==> flow/design.v <==
`timescale 1ns / 1ps
module bcdSubDigit(
    input  [3:0] a,
    input  [3:0] b,
    input  borrowIn,
    output reg [3:0] result,
    output reg     borrowOut
);
    wire [4:0] tempSubBinary = a - b - (borrowIn ? 1'b1 : 1'b0); 
    always @(*) begin
        if (tempSubBinary[4] == 1) begin
            borrowOut = 1;
            result = tempSubBinary + 10; 
        end else begin
            borrowOut = 0;
            result = tempSubBinary[3:0];
        end
    end
endmodule
`timescale 1ns / 1ps
module buttonSyncPulse(
    input  clk,
    input  resetPulse,
    input  button,
    output buttonPulse
);
    parameter DEBOUNCE_CLKS = 240000;
    reg [$clog2(DEBOUNCE_CLKS)-1:0] debounceCounter; 
    reg debouncedButton; 
    always @(posedge clk) begin
        if (~resetPulse) begin 
            debounceCounter <= 0;
            debouncedButton <= 1; 
        end else begin
            if (button != debouncedButton) begin
                if (debounceCounter == (DEBOUNCE_CLKS - 1)) begin
                    debouncedButton <= button; 
                    debounceCounter <= 0; 
                end else begin
                    debounceCounter <= debounceCounter + 1;
                end
            end else begin
                debounceCounter <= 0;
            end
        end
    end
    reg debouncedButtonSync1;
    reg debouncedButtonSync2; 
    always @(posedge clk) begin
        if (~resetPulse) begin 
            debouncedButtonSync1 <= 1;
            debouncedButtonSync2 <= 1;
        end else begin
            debouncedButtonSync1 <= debouncedButton;       
            debouncedButtonSync2 <= debouncedButtonSync1; 
        end
    end
    reg debouncedButtonSync2Delayed; 
    always @(posedge clk) begin
        if (~resetPulse) begin 
            debouncedButtonSync2Delayed <= 1;
        end else begin
            debouncedButtonSync2Delayed <= debouncedButtonSync2; 
        end
    end
    assign buttonPulse = !debouncedButtonSync2 && debouncedButtonSync2Delayed;
endmodule
`timescale 1ns / 1ps
module systemResetHandler(
    input  clk,
    input  reset,
    output resetPulse
);
    parameter DEBOUNCE_CLKS = 240000;
    reg [$clog2(DEBOUNCE_CLKS)-1:0] debounceCounter;
    reg debouncedReset;
    always @(posedge clk) begin 
        if (reset != debouncedReset) begin
            if (debounceCounter == (DEBOUNCE_CLKS - 1)) begin
                debouncedReset <= reset;
                debounceCounter <= 0;
            end else begin
                debounceCounter <= debounceCounter + 1;
            end
        end else begin
            debounceCounter <= 0;
        end
    end
    assign resetPulse = ~debouncedReset; 
endmodule
`timescale 1ns / 1ps
module SevenSegmentALU(
    input clk, 
    input reset,
    input onesBtn, 
    input tensBtn, 
    input hundredsBtn, 
    input sign, 
    input enter, 
    output [6:0] seg,
    output [3:0] anode 
);
    parameter DEBOUNCE_CLKS = 1000;
    wire resetPulse;
    systemResetHandler #(.DEBOUNCE_CLKS(DEBOUNCE_CLKS)) resetHandlerInstance (
        .clk(clk),
        .reset(reset),
        .resetPulse(resetPulse)
    );
    wire onesBtnPulse;
    buttonSyncPulse #(.DEBOUNCE_CLKS(DEBOUNCE_CLKS)) onesBtnGen (
        .clk(clk),
        .resetPulse(resetPulse), 
        .button(onesBtn),
        .buttonPulse(onesBtnPulse)
    );
    wire tensBtnPulse;
    buttonSyncPulse #(.DEBOUNCE_CLKS(DEBOUNCE_CLKS)) tensBtnGen (
        .clk(clk),
        .resetPulse(resetPulse), 
        .button(tensBtn),
        .buttonPulse(tensBtnPulse)
    );
    wire hundredsBtnPulse;
    buttonSyncPulse #(.DEBOUNCE_CLKS(DEBOUNCE_CLKS)) hundredsBtnGen (
        .clk(clk),
        .resetPulse(resetPulse), 
        .button(hundredsBtn),
        .buttonPulse(hundredsBtnPulse)
    );
    wire signPulse;
    buttonSyncPulse #(.DEBOUNCE_CLKS(DEBOUNCE_CLKS)) signBtnGen (
        .clk(clk),
        .resetPulse(resetPulse), 
        .button(sign),
        .buttonPulse(signPulse)
    );
    wire enterPulse;
    buttonSyncPulse #(.DEBOUNCE_CLKS(DEBOUNCE_CLKS)) enterBtnGen (
        .clk(clk),
        .resetPulse(resetPulse), 
        .button(enter),
        .buttonPulse(enterPulse)
    );
    reg [3:0] bcdOnes;
    reg [3:0] bcdTens;
    reg [3:0] bcdHundreds;
    reg [3:0] bcdThousands;
    wire numberOn; 
    wire finished; 
    reg [15:0] firstNumber;
    reg [15:0] secondNumber;
    reg [15:0] sum;
    reg [16:0] carry;
    reg [2:0] state;
    localparam STATE_INPUT_1        = 3'd0;
    localparam STATE_WAIT_1         = 3'd1;
    localparam STATE_INPUT_2        = 3'd2;
    localparam STATE_WAIT_2         = 3'd3;
    localparam STATE_CALC           = 3'd4;
    localparam STATE_UPDATE_DISPLAY = 3'd5;
    localparam STATE_DONE           = 3'd6;
    assign numberOn = (state == STATE_INPUT_2);
    assign finished = (state == STATE_DONE);
    wire [3:0] firstNumberThousandsVal  = firstNumber[15:12];
    wire [3:0] firstNumberHundredsVal = firstNumber[11:8];
    wire [3:0] firstNumberTensVal     = firstNumber[7:4];
    wire [3:0] firstNumberOnesVal     = firstNumber[3:0];
    wire [3:0] secondNumberThousandsVal = secondNumber[15:12];
    wire [3:0] secondNumberHundredsVal  = secondNumber[11:8];
    wire [3:0] secondNumberTensVal      = secondNumber[7:4];
    wire [3:0] secondNumberOnesVal      = secondNumber[3:0];
    reg [3:0] addResultOnes;
    reg [3:0] addResultTens;
    reg [3:0] addResultHundreds;
    reg carryOneAdd;
    reg carryTenAdd;
    reg carryHundredAdd;
    wire [15:0] sameSignCalculatedSum = {firstNumberThousandsVal, addResultHundreds, addResultTens, addResultOnes};
    always @(*) begin 
        if ((firstNumberOnesVal + secondNumberOnesVal) > 9) begin
            addResultOnes = firstNumberOnesVal + secondNumberOnesVal + 6;
            carryOneAdd = 1;
        end else begin
            addResultOnes = firstNumberOnesVal + secondNumberOnesVal;
            carryOneAdd = 0;
        end
        if ((firstNumberTensVal + secondNumberTensVal + carryOneAdd) > 9) begin
            addResultTens = firstNumberTensVal + secondNumberTensVal + carryOneAdd + 6;
            carryTenAdd = 1;
        end else begin
            addResultTens = firstNumberTensVal + secondNumberTensVal + carryOneAdd;
            carryTenAdd = 0;
        end
        if ((firstNumberHundredsVal + secondNumberHundredsVal + carryTenAdd) > 9) begin
            addResultHundreds = firstNumberHundredsVal + secondNumberHundredsVal + carryTenAdd + 6;
            carryHundredAdd = 1;
        end else begin
            addResultHundreds = firstNumberHundredsVal + secondNumberHundredsVal + carryTenAdd;
            carryHundredAdd = 0;
        end
    end
    wire isFirstMagnitudeGreater = (firstNumber[11:0] > secondNumber[11:0]);
    wire areMagnitudesEqual      = (firstNumber[11:0] == secondNumber[11:0]);
    wire [3:0] largerMagnitudeHundreds  = isFirstMagnitudeGreater ? firstNumberHundredsVal : secondNumberHundredsVal;
    wire [3:0] largerMagnitudeTens      = isFirstMagnitudeGreater ? firstNumberTensVal     : secondNumberTensVal;
    wire [3:0] largerMagnitudeOnes      = isFirstMagnitudeGreater ? firstNumberOnesVal     : secondNumberOnesVal;
    wire [3:0] smallerMagnitudeHundreds = isFirstMagnitudeGreater ? secondNumberHundredsVal : firstNumberHundredsVal;
    wire [3:0] smallerMagnitudeTens     = isFirstMagnitudeGreater ? secondNumberTensVal     : firstNumberTensVal;
    wire [3:0] smallerMagnitudeOnes     = isFirstMagnitudeGreater ? secondNumberOnesVal     : firstNumberOnesVal;
    wire [3:0] resultMagnitudeHundreds, resultMagnitudeTens, resultMagnitudeOnes;
    wire borrowOutOnes, borrowOutTens, borrowOutHundreds;
    bcdSubDigit subOnesInstance (
        .a(largerMagnitudeOnes),
        .b(smallerMagnitudeOnes),
        .borrowIn(1'b0),
        .result(resultMagnitudeOnes),
        .borrowOut(borrowOutOnes)
    );
    bcdSubDigit subTensInstance (
        .a(largerMagnitudeTens),
        .b(smallerMagnitudeTens),
        .borrowIn(borrowOutOnes),
        .result(resultMagnitudeTens),
        .borrowOut(borrowOutTens)
    );
    bcdSubDigit subHundredsInstance (
        .a(largerMagnitudeHundreds),
        .b(smallerMagnitudeHundreds),
        .borrowIn(borrowOutTens),
        .result(resultMagnitudeHundreds),
        .borrowOut(borrowOutHundreds)
    );
    wire [3:0] finalSumSign = areMagnitudesEqual ? 15 : (isFirstMagnitudeGreater ? firstNumberThousandsVal : secondNumberThousandsVal);
    wire [15:0] differentSignCalculatedSum = {finalSumSign, resultMagnitudeHundreds, resultMagnitudeTens, resultMagnitudeOnes};
    always @(posedge clk) begin
        if (~resetPulse) begin
            bcdOnes <= 0;
            bcdTens <= 0;
            bcdHundreds <= 0;
            bcdThousands <= 15;
            firstNumber <= 0;
            secondNumber <= 0;
            sum <= 0;
            carry <= 0;
            state <= STATE_INPUT_1;
        end else begin
            case (state)
                STATE_INPUT_1: begin
                    if (enterPulse) begin
                        firstNumber <= {bcdThousands, bcdHundreds, bcdTens, bcdOnes};
                        state <= STATE_WAIT_1;
                    end else begin
                        if (onesBtnPulse) begin
                            if (bcdOnes == 9) begin
                                bcdOnes <= 0;
                            end else begin
                                bcdOnes <= bcdOnes + 1;
                            end
                        end
                        if (tensBtnPulse) begin
                            if (bcdTens == 9) begin
                                bcdTens <= 0;
                            end else begin
                                bcdTens <= bcdTens + 1;
                            end
                        end
                        if (hundredsBtnPulse) begin
                            if (bcdHundreds == 9) begin
                                bcdHundreds <= 0;
                            end else begin
                                bcdHundreds <= bcdHundreds + 1;
                            end
                        end
                        if (signPulse) begin
                            case(bcdThousands)
                                15: bcdThousands <= 14;
                                14: bcdThousands <= 15;
                                default: bcdThousands <= 15;
                            endcase
                        end
                    end
                end
                STATE_WAIT_1: begin
                    if (~enter) begin
                        bcdOnes <= 0;
                        bcdTens <= 0;
                        bcdHundreds <= 0;
                        bcdThousands <= 15;
                        state <= STATE_INPUT_2;
                    end
                end
                STATE_INPUT_2: begin
                    if (enterPulse) begin
                        secondNumber <= {bcdThousands, bcdHundreds, bcdTens, bcdOnes};
                        state <= STATE_WAIT_2;
                    end else begin
                        if (onesBtnPulse) begin
                            if (bcdOnes == 9) begin
                                bcdOnes <= 0;
                            end else begin
                                bcdOnes <= bcdOnes + 1;
                            end
                        end
                        if (tensBtnPulse) begin
                            if (bcdTens == 9) begin
                                bcdTens <= 0;
                            end else begin
                                bcdTens <= bcdTens + 1;
                            end
                        end
                        if (hundredsBtnPulse) begin
                            if (bcdHundreds == 9) begin
                                bcdHundreds <= 0;
                            end else begin
                                bcdHundreds <= bcdHundreds + 1;
                            end
                        end
                        if (signPulse) begin
                            case(bcdThousands)
                                15: bcdThousands <= 14;
                                14: bcdThousands <= 15;
                                default: bcdThousands <= 15;
                            endcase
                        end
                    end
                end
                STATE_WAIT_2: begin
                    if (~enter) begin
                        state <= STATE_CALC;
                    end
                end
                STATE_CALC: begin
                    if (firstNumberThousandsVal == secondNumberThousandsVal) begin
                        sum <= sameSignCalculatedSum;
                        carry[16] <= carryHundredAdd;
                    end else begin 
                        sum <= differentSignCalculatedSum;
                        carry <= 0;
                    end
                    state <= STATE_UPDATE_DISPLAY;
                end
                STATE_UPDATE_DISPLAY: begin
                    bcdOnes <= sum[3:0];
                    bcdTens <= sum[7:4];
                    bcdHundreds <= sum[11:8];
                    bcdThousands <= sum[15:12];
                    state <= STATE_DONE;
                end
                STATE_DONE: begin
                end
            endcase
        end
    end
    parameter MUX_COUNT_MAX = 3000;
    reg [11:0] muxClkCounter;
    reg muxPulse;
    reg [1:0] digitSelector;
    reg [3:0] currentDisplayBcd;
    reg [3:0] anodeOutputReg;
    assign anode = anodeOutputReg;
    always @(posedge clk) begin
        if (~resetPulse) begin
            muxClkCounter <= 0;
            muxPulse <= 0;
            digitSelector <= 0;
            anodeOutputReg <= 4'b1111;
            currentDisplayBcd <= 0;
        end else begin
            if (muxClkCounter == MUX_COUNT_MAX - 1) begin
                muxClkCounter <= 0;
                muxPulse <= 1;
                digitSelector <= digitSelector + 1;
            end else begin
                muxClkCounter <= muxClkCounter + 1;
                muxPulse <= 0;
            end
            if (muxPulse) begin
                case (digitSelector)
                    2'd0: begin
                        anodeOutputReg <= 4'b1110;
                        currentDisplayBcd <= bcdOnes;
                    end
                    2'd1: begin
                        anodeOutputReg <= 4'b1101;
                        currentDisplayBcd <= bcdTens;
                    end
                    2'd2: begin
                        anodeOutputReg <= 4'b1011;
                        currentDisplayBcd <= bcdHundreds;
                    end
                    2'd3: begin
                        anodeOutputReg <= 4'b0111;
                        currentDisplayBcd <= bcdThousands;
                    end
                endcase
            end
        end
    end
    reg [6:0] segOutReg;
    assign seg = segOutReg;
    always @(*) begin
        case(currentDisplayBcd)
            4'b0000: segOutReg = 7'b0111111;
            4'b0001: segOutReg = 7'b0000110;
            4'b0010: segOutReg = 7'b1011011;
            4'b0011: segOutReg = 7'b1001111;
            4'b0100: segOutReg = 7'b1100110;
            4'b0101: segOutReg = 7'b1101101;
            4'b0110: segOutReg = 7'b1111101;
            4'b0111: segOutReg = 7'b0000111;
            4'b1000: segOutReg = 7'b1111111;
            4'b1001: segOutReg = 7'b1101111;
            4'b1110: segOutReg = 7'b1000000;
            4'b1111: segOutReg = 7'b0000000;
            default: segOutReg = 7'b0000000;
        endcase
    end
endmodule
## Step by step through the tools: SevenSegmentALU

What the tools print for SevenSegmentALU, step after step.
Line numbers count from 1 in the design file above.
Cell names lack the library's common part.
Not given: --

| design | value |
|---|---|
| top | SevenSegmentALU |
| clock input | clk |
| standard-cell library | sky130hd |
| corner | tt_025C_1v80 |

## Word level

Source: Yosys, flattened and elaborated, memories not mapped. Widths are those after wreduce. Print and check cells do not count.
Memory sizes are those after Yosys's memory passes, which may raise the word count (mostly to a power of two), join words into wider ones and drop unused or constant bits.

| word-level totals | value |
|---|---|
| register bits | 171 |
| bits in latches | 0 |
| memory bits (writable) | 0 |
| bits in read-only memories | 112 |
| word width x clocked read ports | 7 |
| memories | 1 |
| output and inout bits | 11 |

| cells by class | value |
|---|---|
| $add $sub $neg | 32 |
| multiply operators | 0 |
| divide/modulo/power cells | 0 |
| magnitude comparators | 4 |
| eq/ne operators | 36 |
| shifts and indexed selects | 0 |
| multiplexer cells | 49 |
| bitwise gates (word level) | 6 |
| reduce/logical cells | 35 |

Memories:

| name | words | width | read ports | write ports | RTL line | text |
|---|---|---|---|---|---|---|
| (no name shown) | 16 | 7 | 1 | 0 | 403 | `case(currentDisplayBcd)` |

Operators by type and width:

| kind | count |
|---|---|
| 4-bit two-way mux | 29 |
| 10-bit by 1-bit adder with 10-bit output (second input constant) | 6 |
| 10-bit == test (second input constant) | 6 |
| 4-bit parallel mux with 3-bit select | 4 |
| 4-bit parallel mux with 4-bit select | 2 |
| 3-bit parallel mux with 6-bit select | 1 |
| 2-bit AND reduction | 8 |
| 4-bit == test (second input constant) | 4 |
| 4-bit AND reduction | 4 |
| 16-bit two-way mux | 1 |
| 3-bit OR reduction | 5 |
| 4-bit by 4-bit adder with 5-bit output | 3 |
| 4-bit by 4-bit subtractor with 5-bit output | 3 |
| 12-bit by 1-bit adder with 12-bit output (second input constant) | 1 |
| 12-bit > comparator | 1 |
| 12-bit == test | 1 |
| 12-bit == test (second input constant) | 1 |
| 2-bit by 1-bit inequality test with 1-bit output (second input constant) | 6 |
| 4-bit by 1-bit adder with 4-bit output (second input constant) | 3 |
| 4-bit by 3-bit adder with 4-bit output (second input constant) | 3 |
| 4-bit adder | 3 |
| 4-bit adder (second input constant) | 3 |
| 5-bit by 1-bit adder with 6-bit output | 2 |
| 6-bit by 4-bit > comparator with 1-bit output (second input constant) | 2 |
| 3-bit two-way mux | 4 |
| 5-bit by 1-bit subtractor with 5-bit output | 2 |
| 4-bit by 1-bit adder with 4-bit output | 2 |
| 1-bit two-way mux | 8 |

Other operator kinds: 19; their cells: 44.

## Logic depth

Depth = most cells in a row (Yosys ltp): at word level without a register or memory, in the mapped netlist without a sequential cell, where the memories' decode and read muxes count.

| depth | value |
|---|---|
| word-level depth | 12 |
| ABC_AREA | 1 |
| mapped depth | 42 |
| depth with buffers taken out | 41 |

## After synthesis

Source: synth_stat.txt of the flow (Yosys; design flattened, memories mapped). It holds for the ABC_AREA given above (unset counts as 0); a run with the other value may have another netlist.

| mapped netlist | value |
|---|---|
| mapped cells | 1,230 |
| synthesis area | 9,216.3 um^2 |
| mapped flip-flops | 181 |

Cells by type:

| type | count | area in all (um^2) |
|---|---|---|
| dfxtp_1 | 180 | 3.6E+03 |
| nand2_1 | 203 | 761.981 |
| ha_1 | 57 | 713.184 |
| a21oi_1 | 137 | 685.658 |
| inv_1 | 179 | 671.894 |
| o21ai_0 | 102 | 510.49 |
| nor2_1 | 98 | 367.853 |
| nand3_1 | 57 | 285.274 |
| fa_1 | 9 | 180.173 |
| xor2_1 | 15 | 131.376 |
| nand4_1 | 18 | 112.608 |
| nor3_1 | 22 | 110.106 |
| or2_2 | 17 | 106.352 |
| o211ai_1 | 14 | 105.101 |
| nor3b_1 | 13 | 97.594 |
| clkbuf_1 | 24 | 90.086 |
| xnor2_1 | 9 | 78.826 |
| a31oi_1 | 9 | 56.304 |

Not listed: further types 33, cells in them 67.

## Timing after synthesis

Source: OpenSTA report_checks on the synthesized netlist (no wires, ideal clock, input and output delay 20% of the period each), path of least setup slack; recovery checks are left aside. Register names are those of the netlist, which keeps one name where synthesis merged equal registers.

| timing path post-synthesis | value |
|---|---|
| path kind | register to register |
| start | register secondNumber[1] |
| end | register sum[11] |
| clock period | 10,000 ps |
| setup time | 70 ps |
| data arrival time | 4,903 ps |
| data required time | 9,930 ps |
| slack | 5,027 ps |
| delay of the path | 4,973 ps |
| stages | 33 |
| period reached after synthesis | 4,973 ps |

"delay of the path" = arrival - input delay + setup time.
"stages" counts driving pins, that of a launching flip-flop among them; a cell with two outputs on the path counts twice.
"period reached after synthesis" = period - worst setup slack (recovery checks aside). The figure is calculated, with input and output delays left at 20% of the set period.
The rows between start and end are the longest chain of elaborated cells between them; the timing report does not say that the signal goes this way. Where chains are equally long, one stands for them.
Each line given opens the expression or statement behind the cell; cells for indexed reads and writes are added by Yosys, which also makes memories of some case tables.
At most two assigning lines are given for a register; there are more.

| on the way, post-synthesis | value |
|---|---|
| cells stage by stage | dfxtp_1 > inv_1 > ha_1 > inv_1 > nor3_2 > nand3b_2 > nand2_4 > buf_8 > nand2_2 > and2_1 > ha_1 > inv_1 > nand3_2 > nand2_1 > nand3_2 > inv_2 > fa_1 > inv_1 > fa_1 > nor2_1 > inv_1 > a21oi_1 > nand3_1 > nand2_2 > inv_1 > fa_1 > inv_1 > fa_1 > ha_1 > nand3b_1 > nand3_1 > nand3_1 > a21oi_1 |
| length of the longest elaborated chain | 12 |

RTL lines, path post-synthesis:

| item | RTL line | text |
|---|---|---|
| from (decl) | 152 | `reg [15:0] secondNumber;` |
| from (assign) | 243 | `secondNumber <= 0;` |
| from (assign) | 295 | `secondNumber <= {bcdThousands, bcdHundreds, bcdTens, bcdOnes};` |
| 12-bit > comparator | 203 | `wire isFirstMagnitudeGreater = (firstNumber[11:0] > secondNumber[11:0]);` |
| 4-bit two-way mux | 207 | `wire [3:0] largerMagnitudeOnes      = isFirstMagnitudeGreater ? firstNumberOnesVal     : secondNumberOnesVal;` |
| 4-bit by 4-bit subtractor with 5-bit output | 9 | `wire [4:0] tempSubBinary = a - b - (borrowIn ? 1'b1 : 1'b0);` |
| 1-bit two-way mux | 11 | `if (tempSubBinary[4] == 1) begin` |
| 1-bit two-way mux | 9 |  |
| 5-bit by 1-bit subtractor with 5-bit output | 9 |  |
| 1-bit two-way mux | 11 |  |
| 1-bit two-way mux | 9 |  |
| 5-bit by 1-bit subtractor with 5-bit output | 9 |  |
| 4-bit adder | 13 | `result = tempSubBinary + 10;` |
| 4-bit two-way mux | 11 |  |
| 16-bit two-way mux | 334 | `if (firstNumberThousandsVal == secondNumberThousandsVal) begin` |
| to (assign) | 335 | `sum <= sameSignCalculatedSum;` |
| to (assign) | 338 | `sum <= differentSignCalculatedSum;` |
| to (decl) | 153 | `reg [15:0] sum;` |

## Worst path after layout

Path of least setup slack in the final report of flow run 1 (OpenROAD, finished layout, wires in). Where an end is a register, its clock arrival counts in the times.
The report prints the path's times to 10 ps; the period is as set.

| timing path post-layout | value |
|---|---|
| path kind | register to register |
| start | register secondNumber[9] |
| end | register sum[10] |
| clock period | 10,000 ps |
| setup time | 130 ps |
| data arrival time | 6,260 ps |
| data required time | 10,300 ps |
| slack | 4,050 ps |
| stages | 38 |

The rows between start and end are the longest chain of elaborated cells between them; the timing report does not say that the signal goes this way. Where chains are equally long, one stands for them.
At most two assigning lines are given for a register; there are more.

| on the way, post-layout | value |
|---|---|
| cells stage by stage | dfxtp_1 > inv_1 > ha_1 > a21oi_1 > nor2_1 > nor2_1 > nand3_4 > nand2_4 > buf_8 > nand2_2 > and2_1 > ha_1 > inv_1 > nand3_2 > nand2_1 > nand3_2 > inv_2 > fa_1 > [... 2 more ...] > nor2_1 > inv_1 > a21oi_1 > inv_1 > nand2_1 > nand2_2 > inv_1 > fa_1 > inv_1 > fa_1 > nor2_1 > inv_1 > a21oi_1 > inv_1 > nand2_2 > nand2_2 > o211ai_1 > a21oi_1 |
| length of the longest elaborated chain | 12 |

RTL lines, path post-layout:

| item | RTL line | text |
|---|---|---|
| from (decl) | 152 | `reg [15:0] secondNumber;` |
| from (assign) | 243 | `secondNumber <= 0;` |
| from (assign) | 295 | `secondNumber <= {bcdThousands, bcdHundreds, bcdTens, bcdOnes};` |
| 12-bit > comparator | 203 | `wire isFirstMagnitudeGreater = (firstNumber[11:0] > secondNumber[11:0]);` |
| 4-bit two-way mux | 207 | `wire [3:0] largerMagnitudeOnes      = isFirstMagnitudeGreater ? firstNumberOnesVal     : secondNumberOnesVal;` |
| 4-bit by 4-bit subtractor with 5-bit output | 9 | `wire [4:0] tempSubBinary = a - b - (borrowIn ? 1'b1 : 1'b0);` |
| 1-bit two-way mux | 11 | `if (tempSubBinary[4] == 1) begin` |
| 1-bit two-way mux | 9 |  |
| 5-bit by 1-bit subtractor with 5-bit output | 9 |  |
| 1-bit two-way mux | 11 |  |
| 1-bit two-way mux | 9 |  |
| 5-bit by 1-bit subtractor with 5-bit output | 9 |  |
| 4-bit adder | 13 | `result = tempSubBinary + 10;` |
| 4-bit two-way mux | 11 |  |
| 16-bit two-way mux | 334 | `if (firstNumberThousandsVal == secondNumberThousandsVal) begin` |
| to (assign) | 335 | `sum <= sameSignCalculatedSum;` |
| to (assign) | 338 | `sum <= differentSignCalculatedSum;` |
| to (decl) | 153 | `reg [15:0] sum;` |

FLOW RESULTS
============

Measured results for SevenSegmentALU: 3 stored runs of the Yosys and OpenROAD flow on sky130hd. The settings differ; the order carries no meaning. The constraints put input and output delay at 20% of the set period each and load the outputs with 0.01 pF.
"period reached": clock period set for the run, less the worst setup slack. It is reckoned from that one timing run; input and output delays stay at 20% of the period that was set.
"total power after layout" is the tool's figure for a default switching activity; nothing was simulated.
A setting shown as . is not set for that run.
Results: . = not shown.

| stored run | ABC_AREA | CAP_MARGIN | CELL_PAD_IN_SITES_DETAIL_PLACEMENT | CELL_PAD_IN_SITES_GLOBAL_PLACEMENT | CORE_MARGIN | CTS_CLUSTER_SIZE | GPL_ROUTABILITY_DRIVEN | GPL_TIMING_DRIVEN | HOLD_SLACK_MARGIN | MIN_ROUTING_LAYER | SETUP_SLACK_MARGIN | SLEW_MARGIN | TNS_END_PERCENT | period_ns | CORE_UTILIZATION | CORE_ASPECT_RATIO | CTS_CLUSTER_DIAMETER | PLACE_DENSITY | post-synthesis cell area (um^2) | die outline area (um^2) | standard-cell area after layout (um^2) | utilization | worst setup slack after layout (ps) | post-route setup TNS (ps) | lowest hold slack (ps) | total power after layout (µW) | period reached (ps) |
|---|---|---|---|---|---|---|---|---|---|---|---|---|---|---|---|---|---|---|---|---|---|---|---|---|---|---|---|
| flow run 1 | 1 | 30 | 2 | 2 | 7 | 43 | 1 | 0 | 0.28 | met2 | 0.7 | 35 | 35 | 10.0 | 40 | . | . | . | 9,216.3 | 27,486.3 | 10,329.9 | 0.456 | 4,046 | 0 | 430 | 1,414 | 5,954 |
| flow run 2 | . | 20 | . | 3 | 4 | . | 0 | 0 | 0.17 | . | . | 35 | 35 | 10.0 | 40 | . | . | . | 9,120.0 | 25,279.4 | 10,198.5 | 0.462 | 3,690 | 0 | 413 | 1,378 | 6,310 |
| flow run 3 | 1 | 5 | . | 2 | 5 | 82 | . | 0 | 0.16 | met2 | . | 5 | 55 | 7.24 | 70 | 1.19 | 97 | 0.8 | . | . | . | . | . | . | . | . | . |

Flow run 3: no results, placement failed with GPL-0301
